==> flow/design.v <==
module float_adder(
    input   clk,
    input   rst,
    input   [31:0]  x,
    input   [31:0]  y,
    output  reg [31:0]  z,
    output  reg [1:0]   overflow  
);
    reg [24:0] m_x, m_y, m_z;
    reg [27:0] m_x_ext, m_y_ext, m_z_ext;
    reg [7:0] e_x, e_y, e_z;
    reg [2:0] s_x, s_y, s_z;
    reg [2:0] state_now;
    parameter S_start = 3'b000;
    parameter S_align = 3'b001;
    parameter S_add = 3'b010;
    parameter S_normal = 3'b011;
    parameter S_overflow = 3'b100;
    parameter S_zerocheck = 3'b101;
    parameter S_IDLE = 3'b110;
    wire [5:0] shift_bit;
    FHB32 fhb32_x(
        .x({4'b0, m_z_ext}),
        .high_bit(shift_bit)
    );
    always @(posedge clk or negedge rst) begin
        if (!rst) begin
            state_now <= S_start;
        end
        else begin
            case(state_now)
                S_start: begin
                    if ((x[30:23] == 8'd255 && x[22:0] != 0) || (y[30:23] == 8'd255 && y[22:0] != 0))
                        state_now <= S_overflow;
                    else if ((x[30:23] == 8'd255 && x[22:0] == 0) || (y[30:23] == 8'd255 && y[22:0] == 0))
                        state_now <= S_overflow;
                    else
                        state_now <= S_zerocheck;
                end
                S_zerocheck: begin
                    if ((m_x[22:0] == 0 && e_x == 8'b0) || (m_y[22:0] == 0 && e_y == 8'b0))
                        state_now <= S_overflow;
                    else
                        state_now <= S_align;
                end
                S_align: state_now <= S_add;
                S_add: begin
                    if (s_x != s_y && m_x_ext == m_y_ext)
                        state_now <= S_overflow;
                    else
                        state_now <= S_normal;
                end
                S_normal: state_now <= S_overflow;
                default: state_now <= S_IDLE;
            endcase
        end
    end
    always @(posedge clk) begin
        case(state_now)
            S_start: begin
                e_x <= x[30:23];
                e_y <= y[30:23];
                m_x <= {2'b01, x[22:0]};  
                m_y <= {2'b01, y[22:0]};
                s_x <= {2'b0, x[31]};
                s_y <= {2'b0, y[31]};
                if ((x[30:23] == 8'd255 && x[22:0] != 0) || (y[30:23] == 8'd255 && y[22:0] != 0)) begin
                    overflow <= 2'b11;
                    s_z <= 3'd1;
                    e_z <= 8'd255;
                    m_z <= 25'h7fffff;
                end
                else if ((x[30:23] == 8'd255 && x[22:0] == 0) || (y[30:23] == 8'd255 && y[22:0] == 0)) begin
                    overflow <= 2'b11;
                    s_z <= {2'b0, x[31]};
                    e_z <= 8'd255;
                    if ((x[30:23] == 8'd255 && x[22:0] == 0) && (y[30:23] == 8'd255 && y[22:0] == 0) && x[31] != y[31]) begin
                        m_z <= 25'h7fffff;
                    end else begin
                        m_z <= 25'b0;
                    end
                end
                else begin
                    overflow <= 2'b00;
                end
            end
            S_zerocheck: begin
                if (m_x[22:0] == 0 && e_x == 8'b0) begin
                    s_z <= s_y;
                    e_z <= e_y;
                    m_z <= m_y;
                end
                else if (m_y[22:0] == 0 && e_y == 8'b0) begin
                    s_z <= s_x;
                    e_z <= e_x;
                    m_z <= m_x;
                end
            end
            S_align: begin
                if (e_x == e_y) begin
                    e_z <= e_x;
                    m_x_ext <= {m_x[23:0], 3'b0};
                    m_y_ext <= {m_y[23:0], 3'b0};
                end else if (e_x < e_y) begin
                    e_z <= e_y;
                    m_x_ext <= {m_x >> (e_y - e_x), 3'b0};
                    m_y_ext <= {m_y[23:0], 3'b0};
                end else begin
                    e_z <= e_x;
                    m_x_ext <= {m_x[23:0], 3'b0};
                    m_y_ext <= {m_y >> (e_x - e_y), 3'b0};
                end
            end
            S_add: begin
                if (s_x == s_y) begin
                    m_z_ext <= m_x_ext + m_y_ext;
                    s_z <= s_x;
                end else begin
                    if (m_x_ext < m_y_ext) begin
                        m_z_ext <= m_y_ext - m_x_ext;
                        s_z <= s_y;
                    end else if (m_x_ext > m_y_ext) begin
                        m_z_ext <= m_x_ext - m_y_ext;
                        s_z <= s_x;
                    end else begin
                        m_z <= 25'd0;
                        e_z <= 8'd0;
                        s_z <= 3'd0;
                    end
                end
            end
            S_normal: begin
                if (m_z_ext[27] == 1'b1) begin
                    if (e_z == 8'd254) begin
                        s_z <= s_x;
                        e_z <= 8'd255;
                        m_z <= 0;
                        overflow <= 2'b01;
                    end else begin
                        m_z <= {1'b0, m_z_ext[26:4]};
                        e_z <= e_z + 8'b1;
                    end
                end else begin
                    if (m_z_ext[26] == 1'b0 && e_z >= 1) begin
                        m_z <= (m_z_ext << (6'd26 - shift_bit)) >> 3;
                        e_z <= e_z + shift_bit - 6'd26;
                    end
                    else begin
                        m_z <= m_z_ext[27:3];
                    end
                end
            end
            S_overflow: begin
                z <= {s_z[0], e_z[7:0], m_z[22:0]};
            end
            default: ;
        endcase
    end
endmodule
module FHB32(
    input [31:0] x,
    output reg [5:0] high_bit
);
    integer i;
    always @(*) begin
        high_bit = 0;
        for (i = 0; i < 32; i = i + 1)
            if (x[i] == 1'b1) high_bit = i[5:0];
    end
endmodule
# Tool chain data of float_adder
# Tool output for the design above, in the order of the flow.
# Line numbers count from 1 in the design file above.
# Operators: Yosys type, input widths -> output width; for muxes data width and select width s.
# Library cell names are shortened.
inputs:
  design: "float_adder"
  clock_port: "clk"
  lib: "sky130hd"
  corner: "tt_025C_1v80"

# Word level
# Source: Yosys, flattened and elaborated, memories not mapped. Widths are those after wreduce. Registers that Yosys merges into a memory's read port (data or address) are not register bits. Print and check cells do not count. Equal cells are merged and count once.
classes:
  shift: 3
  addsub: 9
  reduce_logical: 33
  equal: 21
  cmp: 4
  n_logic: 2
  muxes: 79
op_table:
  columns: ["cell", "n"]
  rows:
  - ["$mux 23", 11]
  - ["$mux 6", 26]
  - ["$mux 26", 4]
  - ["$mux 8", 12]
  - ["$logic_not 23->1", 4]
  - ["$pmux 23 s4", 1]
  - ["$mux 28", 3]
  - ["$sub 28x28->28", 2]
  - ["$shr 24x8->25", 2]
  - ["$reduce_bool 23->1", 2]
  - ["$pmux 8 s5", 1]
  - ["$add 28x28->28", 1]
  - ["$gt 28x28->1", 1]
  - ["$lt 28x28->1", 1]
  - ["$eq 28x28->1", 1]
  - ["$shl 28x6->26", 1]
  - ["$eq 8x8->1 const B", 3]
  - ["$sub 8x8->8", 2]
  - ["$logic_not 8->1", 2]
  - ["$pmux 3 s5", 1]
  - ["$mux 1", 12]
  - ["$logic_and 1x1->1", 10]
  - ["$ne 2x2->1 const B", 5]
  - ["$ne 3x3->1 const B", 3]
  - ["$add 8x1->8 const B", 1]
  - ["$ge 8x1->1 const B", 1]
  - ["$sub 8x5->8 const B", 1]
  - ["$add 8x6->8", 1]
# Not listed: further kinds 25, cells in them 36.
bits:
  wordCells: 172
  in_bits: 66
  reg_bits: 217

# Longest topological paths
# Longest topological path by Yosys (ltp), each cell counted once; first at word level (registers and memories cut), then after technology mapping (sequential cells cut; the memories' decode and read muxes count).
depth:
  ltp_word: 32
  abc_area: 0
  mapped_depth: 20
  mapped_depth_nobuf: 19

# Mapped cells and area
# The flow's flattened synthesis, as Yosys stat reports it; memories are mapped. The netlist is that of the ABC_AREA named above (0 if unset); the other value can give another one.
types:
  columns: ["cell_type", "n"]
  rows:
  - ["edfxtp_1", 203]
  - ["ha_1", 107]
  - ["a21oi_1", 173]
  - ["nor2_1", 179]
  - ["nand2_1", 167]
  - ["o21ai_0", 113]
  - ["mux4_2", 22]
  - ["mux2i_1", 49]
  - ["inv_1", 125]
  - ["mux2_2", 36]
  - ["clkbuf_1", 94]
  - ["a21o_1", 36]
  - ["nor4_1", 41]
  - ["xnor2_1", 28]
  - ["nor3_1", 48]
  - ["a211oi_1", 27]
  - ["o211ai_1", 27]
  - ["nand3_1", 30]
# Not listed: further types 74, cells in them 399.
mapped:
  mapped_cells: 1904
  buf_cells: 125
  area_um2: 17267.8
  sequential_area_um2: 6247.2
  ffs: 209
# By module: a second synthesis without flattening, with its own total; a netlist apart from the flattened one above.
unflattened:
  hier_cells: 1831
  hier_area_um2: 16783.6
# Each row is one instance without its submodules.
by_module:
  columns: ["module", "area_um2", "n_inst", "cells"]
  rows:
  - ["float_adder", 16419.5, 1, 1769]
  - ["FHB32", 364.1, 1, 62]

# Timing after synthesis
# OpenSTA on the mapped netlist: ideal clock, no wires. The path of least setup slack (recovery checks aside). Input and output delay are each 20% of the period. Register names are those of the netlist, which keeps one name where synthesis merged equal registers.
synth_path:
  path_kind: "register to register"
  from: "register m_y_ext[11]"
  to: "register e_z[0]"
  tclk_ps: 5000
  stages: 12
  t_first_pin_ps: 0
  n_path_buf: 2
  t_arrival_ps: 4586
  path_delay_ps: 5005
  setup_time_ps: 419
  path_slack_ps: -5
  t_required_ps: 4581
  synth_period_reached_ps: 5005
# "path_delay_ps" = arrival - input delay + setup time.
# "stages": output pins that drive a net of the path, with the launching flip-flop's if there is one; two outputs of one cell count as two.
# "synth_period_reached_ps" is the clock period less the worst setup slack; recovery checks do not enter. This is arithmetic on one report: input and output delays are still those of the set period (20% each).
# Between the ends stands the longest chain of elaborated cells between them, by number of cells; it is not shown to be the way that was timed. Of several equally long chains one is given.
# Each line given opens the expression or statement behind the cell; cells for indexed reads and writes are added by Yosys, which also makes memories of some case tables.
# A register here has more assigning lines than the two given.
# Only ways into the end's enable, where the timed path ends, are counted here.
synth_between:
  path_cell_list: "edfxtp_1 > ha_1 > clkbuf_1 > a211oi_1 > nor2b_1 > o31ai_1 > o211ai_1 > a31o_2 > nand2_1 > buf_2 > a31oi_1 > a2111oi_0"
  elab_chain_cells: 3
  cone_cells: 5
  lines_between: 2
synth_rtl:
  columns: ["element", "line", "source"]
  rows:
  - ["start, declared", 10, "reg [27:0] m_x_ext, m_y_ext, m_z_ext;"]
  - ["start, assigned", 103, "m_y_ext <= {m_y[23:0], 3'b0};"]
  - ["start, assigned", 107, "m_y_ext <= {m_y[23:0], 3'b0};"]
  - ["$gt 28x28->1", 122, "end else if (m_x_ext > m_y_ext) begin"]
  - ["$ne 2x2->1", null, null]
  - ["$reduce_and 7->1", null, null]
  - ["end, assigned", 105, "e_z <= e_y;"]
  - ["end, assigned", 109, "e_z <= e_x;"]
  - ["end, declared", 11, "reg [7:0] e_x, e_y, e_z;"]

# Timing after layout
# Path of least setup slack in the final report of flow run 1 (OpenROAD, finished layout, wires in). Where an end is a register, its clock arrival counts in the times.
# The report prints the path's times to 10 ps; the period is as set.
layout_path:
  path_kind: "register to register"
  from: "register m_x_ext[22]"
  to: "register m_z_ext[15]"
  t_first_pin_ps: 590
  tclk_ps: 5240
  stages: 12
  n_path_buf: 1
  t_required_ps: 5630
  setup_time_ps: 180
  path_slack_ps: 500
  t_arrival_ps: 5130
# Between the ends stands the longest chain of elaborated cells between them, by number of cells; it is not shown to be the way that was timed. Of several equally long chains one is given.
# A register here has more assigning lines than the two given.
# Ways into the end's enable are left out, as the timed path ends at the data pin.
layout_between:
  path_cell_list: "edfxtp_1 > inv_1 > ha_1 > nand4_1 > nor4_1 > o211ai_1 > a31oi_1 > nor2_2 > buf_4 > nor4_1 > o31ai_1 > xor2_1"
  elab_chain_cells: 4
  cone_cells: 5
  lines_between: 3
layout_rtl:
  columns: ["element", "line", "source"]
  rows:
  - ["start, declared", 10, "reg [27:0] m_x_ext, m_y_ext, m_z_ext;"]
  - ["start, assigned", 102, "m_x_ext <= {m_x[23:0], 3'b0};"]
  - ["start, assigned", 106, "m_x_ext <= {m_x >> (e_y - e_x), 3'b0};"]
  - ["$gt 28x28->1", 122, "end else if (m_x_ext > m_y_ext) begin"]
  - ["$mux 28", 122, null]
  - ["$mux 28", 119, "if (m_x_ext < m_y_ext) begin"]
  - ["$mux 28", 115, "if (s_x == s_y) begin"]
  - ["end, assigned", 116, "m_z_ext <= m_x_ext + m_y_ext;"]
  - ["end, assigned", 120, "m_z_ext <= m_y_ext - m_x_ext;"]
  - ["end, declared", 10, null]

# Module float_adder, platform sky130hd: 5 stored runs of the flow (Yosys, OpenROAD) with differing settings, in no particular order. Input and output delays are each 20% of the period that was set; the output load is 0.01 pF.
# By "achievedPeriod_ps" is meant the clock period of the run minus its worst setup slack. This is arithmetic on one report: input and output delays are still those of the set period (20% each).
# By "worstPathTime_ps" is meant the share of the clock period that the worst setup path is allowed (20% is reserved at inputs, 20% at outputs), minus its slack. Clock arrival times at its registers enter into it.
# By "power_total_mw" is meant OpenSTA's value without simulated activity: inputs other than the clock are taken to toggle once in ten clock periods, and the tool carries that through the logic.
# "worstPathTime_ps" is given in steps of 10 ps.
runs:
  - name: "flow run 1"
    settings:
      CELL_PAD_IN_SITES_DETAIL_PLACEMENT: 2
      CELL_PAD_IN_SITES_GLOBAL_PLACEMENT: 0
      CORE_ASPECT_RATIO: 0.52
      CORE_MARGIN: 10
      CORE_UTILIZATION: 34
      CTS_CLUSTER_DIAMETER: 153
      CTS_CLUSTER_SIZE: 79
      GPL_ROUTABILITY_DRIVEN: 0
      GPL_TIMING_DRIVEN: 1
      HOLD_SLACK_MARGIN: 0.26
      MAX_ROUTING_LAYER: "met4"
      PLACE_DENSITY_LB_ADDON: 0.22
      TNS_END_PERCENT: 65
      period_ns: 5.24
      CAP_MARGIN: 20
      SLEW_MARGIN: 20
    results:
      final_die_area_um2: 60688.2
      power_total_mw: 6.813
      post_route_stdcell_area_um2: 19152.1
      achievedPeriod_ps: 4736
      synth_chip_area_um2: 17267.8
      fin_tns_ps: 0
      worstPathTime_ps: 4740
      path_kind: "register to register"
      final_setup_ws_ps: 504
      finish.utilization_pct: 38.2
  - name: "flow run 2"
    settings:
      CELL_PAD_IN_SITES_GLOBAL_PLACEMENT: 1
      CORE_UTILIZATION: 25
      GPL_ROUTABILITY_DRIVEN: 1
      GPL_TIMING_DRIVEN: 1
      PLACE_DENSITY_LB_ADDON: 0.03
      TNS_END_PERCENT: 50
      period_ns: 5.92
      CAP_MARGIN: 20
      CORE_MARGIN: 2
      SLEW_MARGIN: 20
    results:
      power_total_mw: 6.674
      synth_chip_area_um2: 17267.8
      final_die_area_um2: 71190.2
      post_route_stdcell_area_um2: 20139.3
      final_setup_ws_ps: 1468
      achievedPeriod_ps: 4452
      fin_tns_ps: 0
      finish.utilization_pct: 29.4
      worstPathTime_ps: 4450
      path_kind: "register to register"
  - name: "flow run 3"
    settings:
      CORE_UTILIZATION: 40
      SETUP_SLACK_MARGIN: 0.25
      period_ns: 4.22
      CAP_MARGIN: 20
      CORE_MARGIN: 2
      SLEW_MARGIN: 20
    results:
      worstPathTime_ps: 3800
      path_kind: "register to register"
      achievedPeriod_ps: 3799
      fin_tns_ps: 0
      final_die_area_um2: 44846.5
      power_total_mw: 9.229
      finish.utilization_pct: 47.1
      post_route_stdcell_area_um2: 20188.1
      synth_chip_area_um2: 17267.8
      final_setup_ws_ps: 421
  - name: "flow run 4"
    settings:
      CORE_UTILIZATION: 40
      period_ns: 5.0
      CAP_MARGIN: 20
      CORE_MARGIN: 2
      SLEW_MARGIN: 20
    results:
      synth_chip_area_um2: 17267.8
      power_total_mw: 7.763
      finish.utilization_pct: 46.0
      post_route_stdcell_area_um2: 19727.7
      final_die_area_um2: 44846.5
      worstPathTime_ps: 4150
      path_kind: "register to register"
      final_setup_ws_ps: 849
      achievedPeriod_ps: 4151
      fin_tns_ps: 0
  - name: "flow run 5"
    settings:
      CELL_PAD_IN_SITES_DETAIL_PLACEMENT: 2
      CORE_UTILIZATION: 33
      MAX_ROUTING_LAYER: "met4"
      MIN_ROUTING_LAYER: "met1"
      PLACE_DENSITY_LB_ADDON: 0.05
      SLEW_MARGIN: 0
      TNS_END_PERCENT: 100
      period_ns: 5.25
      CAP_MARGIN: 20
      CORE_MARGIN: 2
    results:
      fin_tns_ps: 0
      final_die_area_um2: 54172.6
      achievedPeriod_ps: 4322
      worstPathTime_ps: 4320
      path_kind: "register to register"
      synth_chip_area_um2: 17267.8
      finish.utilization_pct: 38.5
      final_setup_ws_ps: 928
      post_route_stdcell_area_um2: 19812.8
      power_total_mw: 7.399
